==> flow/design.v <==
module  CONV(
	input				clk,
	input				rst_n,
	input 				mode,
	input       		in_valid,
	output reg			out_valid,
	output 		[13:0] 	AWADDR,
	output		 [7:0] 	AWLEN,
	output 				AWVALID,
	input 				AWREADY,
	output reg  [31:0]	WDATA,
	output 				WVALID,
	input 				WREADY,
	output 		[13:0] 	ARADDR,
	output 		 [7:0] 	ARLEN,
	output 				ARVALID,
	input 				ARREADY,
	input		[31:0] 	RDATA,
	input 				RVALID,
	output reg			RREADY
);
localparam WEIGHT1 	= 20'hABC2E;
localparam WEIGHT2 	= 20'hB52E2;
localparam WEIGHT3 	= 20'hAF5C4;
localparam WEIGHT4 	= 20'hE5518;
localparam WEIGHT5 	= 20'h71650;
localparam WEIGHT6 	= 20'hA938B;
localparam WEIGHT7 	= 20'h5251F;
localparam WEIGHT8 	= 20'h7DFC0;
localparam WEIGHT9 	= 20'hEB885;
localparam BIAS 	= 16'h1310;
localparam IDLE 	= 4'd0;
localparam CONV_K1 	= 4'd1;
localparam CONV_K2 	= 4'd2;
localparam CONV_K3 	= 4'd3;
localparam CONV_K4 	= 4'd4;
localparam CONV_K5 	= 4'd5;
localparam CONV_K6 	= 4'd6;
localparam CONV_K7 	= 4'd7;
localparam CONV_K8 	= 4'd8;
localparam CONV_K9 	= 4'd9;
localparam RELU 	= 4'd10;
localparam MUL 		= 4'd11;
localparam READ 	= 4'd12;
localparam WRITE_L0 = 4'd13;
localparam POOL 	= 4'd14;
localparam WRITE_L1 = 4'd15;
reg  		 [3:0] 	state_r, state_w, state_tmp;
reg  		 [5:0]	cnt_x, cnt_y;
reg					mode_;
wire 			 	is_up, is_down, is_left, is_right;
wire 				skip_mul;
wire 		[11:0] 	P1, P2, P3, P4, P5, P6, P7, P8, P9;
wire 		[15:0]  data_in;
wire 		[19:0] 	weight;
reg  signed	[35:0] 	product;
reg 				mul_fin;
reg  signed [36:0]	conv_result;
wire 		[31:0]	relu_result;
reg 		[31:0] 	max_pool_result;
wire 				update_mp_result;
assign is_up 	= (cnt_y == 6'd0  || (cnt_y == 6'd1  && mode_));
assign is_down 	= (cnt_y == 6'd63 || (cnt_y == 6'd62 && mode_));
assign is_left 	= (cnt_x == 6'd0  || (cnt_x == 6'd1  && mode_));
assign is_right = (cnt_x == 6'd63 || (cnt_x == 6'd62 && mode_));
assign skip_mul   = (state_tmp == CONV_K1 && (is_up || is_left)) 	||
					(state_tmp == CONV_K2 && (is_up))				||
					(state_tmp == CONV_K3 && (is_up || is_right)) 	||
					(state_tmp == CONV_K4 && (is_left))				||
					(state_tmp == CONV_K6 && (is_right)) 			||
					(state_tmp == CONV_K7 && (is_down || is_left)) 	||
					(state_tmp == CONV_K8 && (is_down)) 			||
					(state_tmp == CONV_K9 && (is_down || is_right));
assign P1 = (mode_ == 1'b0) ? {cnt_y, cnt_x} - 7'd65 : {cnt_y, cnt_x} - 8'd130;
assign P2 = (mode_ == 1'b0) ? {cnt_y, cnt_x} - 7'd64 : {cnt_y, cnt_x} - 8'd128;
assign P3 = (mode_ == 1'b0) ? {cnt_y, cnt_x} - 6'd63 : {cnt_y, cnt_x} - 7'd126;
assign P4 = (mode_ == 1'b0) ? {cnt_y, cnt_x} - 1'd1  : {cnt_y, cnt_x} - 2'd2  ;
assign P5 = (mode_ == 1'b0) ? {cnt_y, cnt_x}		 : {cnt_y, cnt_x}         ;
assign P6 = (mode_ == 1'b0) ? {cnt_y, cnt_x} + 1'd1	 : {cnt_y, cnt_x} + 2'd2  ;
assign P7 = (mode_ == 1'b0) ? {cnt_y, cnt_x} + 6'd63 : {cnt_y, cnt_x} + 7'd126;
assign P8 = (mode_ == 1'b0) ? {cnt_y, cnt_x} + 7'd64 : {cnt_y, cnt_x} + 8'd128;
assign P9 = (mode_ == 1'b0) ? {cnt_y, cnt_x} + 7'd65 : {cnt_y, cnt_x} + 8'd130;
assign data_in = RDATA[31:16];
assign weight = (state_tmp == CONV_K1) ? WEIGHT1 :
				(state_tmp == CONV_K2) ? WEIGHT2 :
				(state_tmp == CONV_K3) ? WEIGHT3 :
				(state_tmp == CONV_K4) ? WEIGHT4 :
				(state_tmp == CONV_K5) ? WEIGHT5 :
				(state_tmp == CONV_K6) ? WEIGHT6 :
				(state_tmp == CONV_K7) ? WEIGHT7 :
				(state_tmp == CONV_K8) ? WEIGHT8 :
				(state_tmp == CONV_K9) ? WEIGHT9 : 20'd0;
assign ARADDR = (state_tmp == CONV_K1) ? P1 :
				(state_tmp == CONV_K2) ? P2 :
				(state_tmp == CONV_K3) ? P3 :
				(state_tmp == CONV_K4) ? P4 :
				(state_tmp == CONV_K5) ? P5 :
				(state_tmp == CONV_K6) ? P6 :
				(state_tmp == CONV_K7) ? P7 :
				(state_tmp == CONV_K8) ? P8 :
				(state_tmp == CONV_K9) ? P9 : 14'd0;
assign ARLEN = 8'd0;
assign ARVALID = (state_r == READ) && (~skip_mul) && (state_tmp != RELU);
assign AWADDR = (state_r == POOL) ? {4'b1000, cnt_y[5:1], cnt_x[5:1]} : {1'b1, cnt_y, cnt_x};
assign AWLEN = 8'd0;
assign AWVALID = (state_r == RELU || state_r == POOL);
assign WVALID = (state_r == WRITE_L0 || state_r == WRITE_L1);
assign relu_result = (conv_result[36]) ? 32'd0 : conv_result[31:0];
assign update_mp_result = ((WDATA > max_pool_result) && WVALID);
always @(*) begin
	case(state_r)
		IDLE: 		state_w = (in_valid) ? READ : IDLE;
		READ: 		state_w = (ARREADY && ~skip_mul) ? state_tmp : READ;
		CONV_K1: 	state_w = (skip_mul) ? READ : ((RVALID) ? MUL : CONV_K1); 
		CONV_K2: 	state_w = (skip_mul) ? READ : ((RVALID) ? MUL : CONV_K2);
		CONV_K3: 	state_w = (skip_mul) ? READ : ((RVALID) ? MUL : CONV_K3);
		CONV_K4: 	state_w = (skip_mul) ? READ : ((RVALID) ? MUL : CONV_K4);
		CONV_K5: 	state_w = (skip_mul) ? READ : ((RVALID) ? MUL : CONV_K5);
		CONV_K6: 	state_w = (skip_mul) ? READ : ((RVALID) ? MUL : CONV_K6);
		CONV_K7: 	state_w = (skip_mul) ? READ : ((RVALID) ? MUL : CONV_K7);
		CONV_K8: 	state_w = (skip_mul) ? READ : ((RVALID) ? MUL : CONV_K8);
		CONV_K9: 	state_w = (skip_mul) ? RELU : ((RVALID) ? MUL : CONV_K9);
		MUL: 		state_w = (state_tmp == CONV_K9) ? RELU : READ;
		RELU: 		state_w = (AWREADY) ? WRITE_L0 : RELU;
		WRITE_L0: 	state_w = (WREADY) ? ((cnt_x[0] && cnt_y[0]) ? POOL : READ) : WRITE_L0;
		POOL: 		state_w = (AWREADY) ? WRITE_L1 : POOL;
		WRITE_L1: 	state_w = (WREADY) ? ((cnt_x[5:1] == 5'd31 && cnt_y[5:1] == 5'd31) ? IDLE : READ) : WRITE_L1;
	endcase
end
always @(posedge clk or negedge rst_n) begin
	if (!rst_n)	state_r <= IDLE;
	else 		state_r <= state_w;
end
always @(posedge clk or negedge rst_n) begin
	if (!rst_n)								state_tmp <= CONV_K1;
	else if (state_r == RELU)				state_tmp <= CONV_K1;
	else if (state_r == MUL) 				state_tmp <= state_tmp + 4'd1;
	else if (state_r == READ && skip_mul) 	state_tmp <= state_tmp + 4'd1;
end
always @(posedge clk or negedge rst_n) begin
	if (!rst_n)	begin
		cnt_x <= 6'd0;
		cnt_y <= 6'd0;
	end
	else if (state_r == WRITE_L0 && WREADY) begin
		cnt_x <= {cnt_x[5:1], cnt_x[0] + 1'd1};
		cnt_y <= (cnt_x[0]) ? {cnt_y[5:1], cnt_y[0] + 1'd1} : cnt_y;
	end
	else if (state_r == WRITE_L1 && WREADY) begin
		cnt_x <= {cnt_x[5:1] + 5'd1, cnt_x[0]};
		cnt_y <= (cnt_x[5:1] == 5'd31) ? {cnt_y[5:1] + 1'd1, cnt_y[0]} : cnt_y;
	end
end
always @(posedge clk or negedge rst_n) begin
	if (!rst_n)			RREADY <= 1'b0;
	else if (ARVALID)	RREADY <= 1'b1;
	else if (RVALID) 	RREADY <= 1'b0;
end
always @(posedge clk or negedge rst_n) begin
	if (!rst_n)					product <= 36'd0;
	else if (state_w == MUL)	product <= $signed(data_in) * $signed(weight);
end
always @(posedge clk or negedge rst_n) begin
	if (!rst_n)					mul_fin <= 1'b0;
	else if (state_w == MUL) 	mul_fin <= 1'b1;
	else 						mul_fin <= 1'b0;
end
always @(posedge clk or negedge rst_n) begin
	if (!rst_n)					conv_result <= BIAS;
	else if (WVALID && WREADY) 	conv_result <= BIAS;
	else if (mul_fin) 			conv_result <= conv_result + product;
end
always @(posedge clk or negedge rst_n) begin
	if (!rst_n)								max_pool_result <= 32'd0;
	else if (state_r == WRITE_L1 && WREADY) max_pool_result <= 32'd0;
	else if (update_mp_result) 				max_pool_result <= WDATA;
end
always @(posedge clk or negedge rst_n) begin
	if (!rst_n)						WDATA <= 32'd0;
	else if (state_w == WRITE_L0)	WDATA <= relu_result;
	else if (state_w == WRITE_L1)	WDATA <= max_pool_result;
	else 							WDATA <= WDATA;
end
always @(posedge clk or negedge rst_n) begin
	if (!rst_n)							out_valid <= 1'b0;
	else if (WREADY && state_w == IDLE) out_valid <= 1'b1;
	else 								out_valid <= 1'b0;
end
always @(posedge clk or negedge rst_n) begin
	if (!rst_n)			mode_ <= 1'b0;
	else if (in_valid) 	mode_ <= mode;
	else 				mode_ <= mode_;
end
endmodule
# Reports on CONV
# Tool output for the design above before and after an edit, in the order of the flow.
# "orig" refers to lines of the RTL above, "edited" to lines of the edited file.
# "diff" is "edited" less "orig", of the values as shown; "change_rel_pct" is that difference over "orig", in percent.
# Cell names lack the library's common part.
# The mark n/a stands for no value.
[inputs]
top_module = "CONV"
clk_port = "clk"
lib = "sky130hd"
corner = "tt_025C_1v80"

# Edit of the RTL
# The edit as a unified diff against the file above.
# A script made this edit; it was not meant as an optimisation.
# begin of diff
@@ -58,5 +58,5 @@
 reg  signed [36:0]	conv_result;
 wire 		[31:0]	relu_result;
-reg 		[31:0] 	max_pool_result;
+reg 		[39:0] 	max_pool_result;
 wire 				update_mp_result;
 assign is_up 	= (cnt_y == 6'd0  || (cnt_y == 6'd1  && mode_));
# end of diff

# Elaborated design
# Yosys after proc, flatten, opt, wreduce and memory -nomap, before mapping. Memory bits, and registers merged into a memory's read port (data or address), are not among the register bits. Print and check cells are not counted. Equal cells are merged and count once.
[word_totals]
columns = ["item", "orig", "edited", "diff", "change_rel_pct"]
rows = [
  ["reg_bits", 161, 169, 8, 4.97],
  ["latch_bits", 0, 0, 0, "n/a"],
  ["ram_bits", 0, 0, 0, "n/a"],
  ["mem_bits_ro", 0, 0, 0, "n/a"],
  ["clocked_rd_ports_x_width", 0, 0, 0, "n/a"],
  ["n_memories", 0, 0, 0, "n/a"],
  ["inputBits", 40, 40, 0, 0.00],
  ["out_inout_bits", 81, 81, 0, 0.00],
  ["wordCells", 202, 202, 0, 0.00],
]
[op_classes]
columns = ["item", "orig", "edited", "diff", "change_rel_pct"]
rows = [
  ["add_sub_neg", 22, 22, 0, 0.00],
  ["mul", 1, 1, 0, 0.00],
  ["div", 0, 0, 0, "n/a"],
  ["compare", 1, 1, 0, 0.00],
  ["n_eq", 36, 36, 0, 0.00],
  ["shift", 0, 0, 0, "n/a"],
  ["n_mux", 74, 74, 0, 0.00],
  ["bitwise", 2, 2, 0, 0.00],
  ["reduce_and_logical", 52, 52, 0, 0.00],
]
[ops]
columns = ["op", "orig", "edited", "diff", "change_rel_pct"]
rows = [
  ["32-bit 2-to-1 mux", 5, 3, -2, -40.00],
  ["40-bit 2-to-1 mux", 0, 2, 2, "n/a"],
  ["32-bit greater-than comparator", 1, 0, -1, -100.00],
  ["32-bit by 40-bit greater-than comparator with 1-bit output", 0, 1, 1, "n/a"],
]
# Operator kinds equal on both sides are left out: 42.

# Logic depth
# Depth = most cells in a row (Yosys ltp): at word level without a register or memory, in the mapped netlist without a sequential cell, where the memories' decode and read muxes count.
[logic_depth]
columns = ["item", "orig", "edited", "diff", "change_rel_pct"]
rows = [
  ["word_depth", 19, 19, 0, 0.00],
  ["ABC_AREA", "0", "0", "n/a", "n/a"],
  ["ltp_mapped", 33, 31, -2, -6.06],
  ["mapped_depth_nobuf", 31, 29, -2, -6.45],
]

# Mapped cells and area
# The flow's flattened synthesis, as Yosys stat reports it; memories are mapped. The netlist is that of the ABC_AREA named above (0 if unset); the other value can give another one.
[synth_totals]
columns = ["item", "orig", "edited", "diff", "change_rel_pct"]
rows = [
  ["cells", 2882, 2873, -9, -0.31],
  ["mapped_area_um2", 24168.2, 24153.2, -15.0, -0.06],
  ["seq_area_um2", 4035.1, 4035.1, 0.0, 0.00],
  ["ffs", 161, 161, 0, 0.00],
  ["n_buf", 161, 155, -6, -3.73],
]
[by_type]
columns = ["cell", "orig", "edited", "diff", "change_rel_pct"]
rows = [
  ["nand2_1", 295, 366, 71, 24.07],
  ["a21oi_1", 227, 176, -51, -22.47],
  ["nand3_1", 65, 30, -35, -53.85],
  ["mux2i_1", 22, 49, 27, 122.73],
  ["o21ai_0", 172, 146, -26, -15.12],
  ["inv_1", 474, 459, -15, -3.16],
  ["buf_2", 25, 10, -15, -60.00],
  ["xnor2_1", 65, 53, -12, -18.46],
  ["a21o_1", 35, 46, 11, 31.43],
  ["nor2_1", 157, 167, 10, 6.37],
  ["nor2b_1", 13, 23, 10, 76.92],
  ["clkbuf_1", 100, 107, 7, 7.00],
  ["buf_4", 25, 18, -7, -28.00],
  ["o21bai_1", 12, 5, -7, -58.33],
  ["nor4_1", 7, 14, 7, 100.00],
  ["nor3b_1", 32, 38, 6, 18.75],
  ["nand2b_1", 17, 23, 6, 35.29],
  ["buf_1", 9, 15, 6, 66.67],
]
# Cell types equal on both sides are left out: 14.
# Not every row of either side is listed.

# Worst setup path after synthesis
# Source: OpenSTA report_checks on the synthesized netlist (no wires, ideal clock, input and output delay 20% of the period each), path of least setup slack; recovery checks are left aside. Register names are those of the netlist, which keeps one name where synthesis merged equal registers.
[synth_timing]
columns = ["item", "orig", "edited", "diff", "change_rel_pct"]
rows = [
  ["path_type", "register to register", "register to register", "n/a", "n/a"],
  ["from", "register state_tmp[0]", "register state_tmp[0]", "n/a", "n/a"],
  ["to", "register (name not given)", "register (name not given)", "n/a", "n/a"],
  ["clock_period_ns", 8.0, 8.0, 0.0, 0.00],
  ["setup_ns", 0.083, 0.133, 0.050, "n/a"],
  ["t_first_pin_ns", 0.000, 0.000, 0.000, "n/a"],
  ["arrival_time_ns", 7.715, 7.720, 0.005, 0.06],
  ["t_required_ns", 7.917, 7.867, -0.050, -0.63],
  ["slack_ns", 0.203, 0.147, -0.056, "n/a"],
  ["delay_ns", 7.798, 7.853, 0.055, 0.71],
  ["path_stages", 27, 30, 3, 11.11],
  ["path_buffers", 3, 2, -1, -33.33],
  ["period_less_setup_slack_ns", 7.797, 7.853, 0.056, 0.72],
]
# "delay_ns" = arrival - input delay + setup time.
# "path_stages" counts driving pins, that of a launching flip-flop among them; a cell with two outputs on the path counts twice.
# "period_less_setup_slack_ns" is the clock period less the worst setup slack; recovery checks do not enter. This is arithmetic on one report: input and output delays are still those of the set period (20% each).
# Between the ends stands the longest chain of elaborated cells between them, by number of cells; it is not shown to be the way that was timed. Of several equally long chains one is given.
# Each line given opens the expression or statement behind the cell; cells for indexed reads and writes are added by Yosys, which also makes memories of some case tables.
# At most two assigning lines are given for a register; there are more.
[synth_between_orig]
path_cell_list = "dfstp_2 > ha_1 > clkbuf_1 > clkbuf_1 > nand2b_1 > a222oi_1 > clkbuf_1 > nand2_1 > fa_1 > inv_1 > fa_1 > fa_1 > fa_1 > fa_1 > inv_1 > fa_1 > inv_1 > ha_1 > a21oi_1 > o21ai_0 > or3_1 > nor3_1 > o21ai_0 > a221oi_1 > a21oi_1 > xnor2_1 > o21ai_0"
elab_chain_cells = 14
cells_between = 49
classes_between = "1 x mul; 10 x eq/ne; 21 x mux; 1 x logic; 16 x reduce/logical"
[synth_lines_orig]
columns = ["item", "line", "text"]
rows = [
  ["start: declaration", 48, "reg [3:0] state_r, state_w, state_tmp;"],
  ["start: assignment", 137, "else if (state_r == MUL) state_tmp <= state_tmp + 4'd1;"],
  ["start: assignment", 138, "else if (state_r == READ && skip_mul) state_tmp <= state_tmp + 4'd1;"],
  ["4-bit by 1-bit equality test with 1-bit output", 66, "assign skip_mul = (state_tmp == CONV_K1 && (is_up || is_left)) ||"],
  ["1-bit logical AND", 66, ""],
  ["1-bit logical OR x7", 66, ""],
  ["1-bit inverter", 113, "READ: state_w = (ARREADY && ~skip_mul) ? state_tmp : READ;"],
  ["1-bit logical AND", 113, ""],
  ["4-bit 2-to-1 mux", 113, ""],
  ["4-bit parallel mux with 16-bit select", 111, "case(state_r)"],
  ["4-bit equality test", 161, ""],
  ["end: assignment", 160, ""],
  ["end: assignment", 161, ""],
  ["end: declaration", 56, ""],
]
[synth_between_edited]
path_cell_list = "dfstp_2 > inv_1 > ha_1 > clkbuf_1 > nor2b_1 > nand2_1 > nand2_1 > or4_1 > clkbuf_1 > and2_1 > fa_1 > inv_1 > fa_1 > fa_1 > inv_1 > fa_1 > fa_1 > inv_1 > fa_1 > inv_1 > ha_1 > nand2_1 > nor4_1 > a211oi_1 > a31oi_1 > o21a_1 > or4b_2 > a31oi_1 > xnor2_1 > o21ai_0"
elab_chain_cells = 14
cells_between = 49
classes_between = "1 x mul; 10 x eq/ne; 21 x mux; 1 x logic; 16 x reduce/logical"
[synth_lines_edited]
columns = ["item", "line", "text"]
rows = [
  ["start: declaration", 48, "reg [3:0] state_r, state_w, state_tmp;"],
  ["start: assignment", 137, "else if (state_r == MUL) state_tmp <= state_tmp + 4'd1;"],
  ["start: assignment", 138, "else if (state_r == READ && skip_mul) state_tmp <= state_tmp + 4'd1;"],
  ["4-bit by 1-bit equality test with 1-bit output", 66, "assign skip_mul = (state_tmp == CONV_K1 && (is_up || is_left)) ||"],
  ["1-bit logical AND", 66, ""],
  ["1-bit logical OR x7", 66, ""],
  ["1-bit inverter", 113, "READ: state_w = (ARREADY && ~skip_mul) ? state_tmp : READ;"],
  ["1-bit logical AND", 113, ""],
  ["4-bit 2-to-1 mux", 113, ""],
  ["4-bit parallel mux with 16-bit select", 111, "case(state_r)"],
  ["4-bit equality test", 161, ""],
  ["end: assignment", 160, ""],
  ["end: assignment", 161, ""],
  ["end: declaration", 56, ""],
]

# Path in the finished layout
# Path of least setup slack in the final report of each run of pair 1 (OpenROAD, finished layout, wires in). Where an end is a register, its clock arrival counts in the times.
[layout_timing]
columns = ["item", "orig", "edited", "diff", "change_rel_pct"]
rows = [
  ["path_type", "register to register", "register to register", "n/a", "n/a"],
  ["from", "register state_tmp[0]", "register state_tmp[0]", "n/a", "n/a"],
  ["to", "register (name not given)", "register (name not given)", "n/a", "n/a"],
  ["clock_period_ns", 8.0, 8.0, 0.0, 0.00],
  ["setup_ns", 0.12, 0.11, -0.01, "n/a"],
  ["t_first_pin_ns", 0.43, 0.47, 0.04, 9.30],
  ["arrival_time_ns", 8.07, 8.09, 0.02, 0.25],
  ["t_required_ns", 8.33, 8.36, 0.03, 0.36],
  ["slack_ns", 0.26, 0.27, 0.01, "n/a"],
  ["path_stages", 30, 29, -1, -3.33],
  ["path_buffers", 6, 1, -5, -83.33],
]
# Between the ends stands the longest chain of elaborated cells between them, by number of cells; it is not shown to be the way that was timed. Of several equally long chains one is given.
# At most two assigning lines are given for a register; there are more.
[layout_between_orig]
path_cell_list = "dfstp_2 > inv_1 > ha_4 > buf_4 > nand2b_4 > a222oi_1 > buf_4 > buf_12 > nand2_2 > fa_1 > buf_4 > fa_1 > inv_1 > fa_1 > fa_2 > fa_1 > inv_1 > fa_1 > inv_1 > ha_1 > buf_4 > and3_1 > buf_4 > nand2_1 > nor4_4 > a21oi_2 > o311ai_2 > a21oi_2 > xor2_1 > o21ai_0"
elab_chain_cells = 14
cells_between = 49
classes_between = "1 x mul; 10 x eq/ne; 21 x mux; 1 x logic; 16 x reduce/logical"
[layout_lines_orig]
columns = ["item", "line", "text"]
rows = [
  ["start: declaration", 48, "reg [3:0] state_r, state_w, state_tmp;"],
  ["start: assignment", 137, "else if (state_r == MUL) state_tmp <= state_tmp + 4'd1;"],
  ["start: assignment", 138, "else if (state_r == READ && skip_mul) state_tmp <= state_tmp + 4'd1;"],
  ["4-bit by 1-bit equality test with 1-bit output", 66, "assign skip_mul = (state_tmp == CONV_K1 && (is_up || is_left)) ||"],
  ["1-bit logical AND", 66, ""],
  ["1-bit logical OR x7", 66, ""],
  ["1-bit inverter", 113, "READ: state_w = (ARREADY && ~skip_mul) ? state_tmp : READ;"],
  ["1-bit logical AND", 113, ""],
  ["4-bit 2-to-1 mux", 113, ""],
  ["4-bit parallel mux with 16-bit select", 111, "case(state_r)"],
  ["4-bit equality test", 161, ""],
  ["end: assignment", 160, ""],
  ["end: assignment", 161, ""],
  ["end: declaration", 56, ""],
]
[layout_between_edited]
path_cell_list = "dfstp_2 > inv_1 > ha_1 > nor2b_1 > nand2_1 > nand2_1 > or4_4 > and2_1 > fa_1 > inv_1 > fa_1 > fa_1 > inv_1 > fa_1 > fa_1 > inv_1 > fa_1 > inv_1 > ha_1 > nand3_2 > buf_4 > nor4_1 > o21ai_0 > o21ai_2 > nor2b_2 > o21ai_1 > a31oi_1 > nor3_1 > o31a_1"
elab_chain_cells = 14
cells_between = 49
classes_between = "1 x mul; 10 x eq/ne; 21 x mux; 1 x logic; 16 x reduce/logical"
[layout_lines_edited]
columns = ["item", "line", "text"]
rows = [
  ["start: declaration", 48, "reg [3:0] state_r, state_w, state_tmp;"],
  ["start: assignment", 137, "else if (state_r == MUL) state_tmp <= state_tmp + 4'd1;"],
  ["start: assignment", 138, "else if (state_r == READ && skip_mul) state_tmp <= state_tmp + 4'd1;"],
  ["4-bit by 1-bit equality test with 1-bit output", 66, "assign skip_mul = (state_tmp == CONV_K1 && (is_up || is_left)) ||"],
  ["1-bit logical AND", 66, ""],
  ["1-bit logical OR x7", 66, ""],
  ["1-bit inverter", 113, "READ: state_w = (ARREADY && ~skip_mul) ? state_tmp : READ;"],
  ["1-bit logical AND", 113, ""],
  ["4-bit 2-to-1 mux", 113, ""],
  ["4-bit parallel mux with 16-bit select", 111, "case(state_r)"],
  ["4-bit equality test", 161, ""],
  ["end: assignment", 160, ""],
  ["end: assignment", 161, ""],
  ["end: declaration", 56, ""],
]

# Layout results
# Both versions went through the flow (Yosys, OpenROAD) with the same settings in each pair. Constraints: input delay and output delay 20% of the set period each, output load 0.01 pF.
[settings_pair_1]
period_ns = 8.0
CAP_MARGIN = 20
CORE_MARGIN = 2
CORE_UTILIZATION = 40
SLEW_MARGIN = 20
[measured_pair_1]
columns = ["item", "orig", "edited", "diff", "change_rel_pct"]
rows = [
  ["synth_chip_area_um2", 24168.2, 24153.2, -15.0, -0.06],
  ["die_footprint_um2", 62402.5, 62365.1, -37.4, -0.06],
  ["cell_area_final_um2", 27874.2, 28025.6, 151.4, 0.54],
  ["setup_ws_ns", 0.262, 0.275, 0.013, "n/a"],
  ["final_setup_tns_ns", 0.000, 0.000, 0.000, "n/a"],
  ["hold_ws_ns", 0.483, 0.481, -0.002, "n/a"],
]
[settings_pair_2]
CAP_MARGIN = 15
CELL_PAD_IN_SITES_GLOBAL_PLACEMENT = 1
CORE_MARGIN = 5
CORE_UTILIZATION = 41
HOLD_SLACK_MARGIN = 0.26
PLACE_DENSITY_LB_ADDON = 0.05
SLEW_MARGIN = 20
period_ns = 8.64
[measured_pair_2]
columns = ["item", "orig", "edited", "diff", "change_rel_pct"]
rows = [
  ["synth_chip_area_um2", 24168.2, 24153.2, -15.0, -0.06],
  ["die_footprint_um2", 63902.8, 63864.9, -37.9, -0.06],
  ["cell_area_final_um2", 27238.6, 27249.9, 11.3, 0.04],
  ["setup_ws_ns", 0.473, 0.475, 0.002, "n/a"],
  ["final_setup_tns_ns", 0.000, 0.000, 0.000, "n/a"],
  ["hold_ws_ns", 0.492, 0.489, -0.003, "n/a"],
]
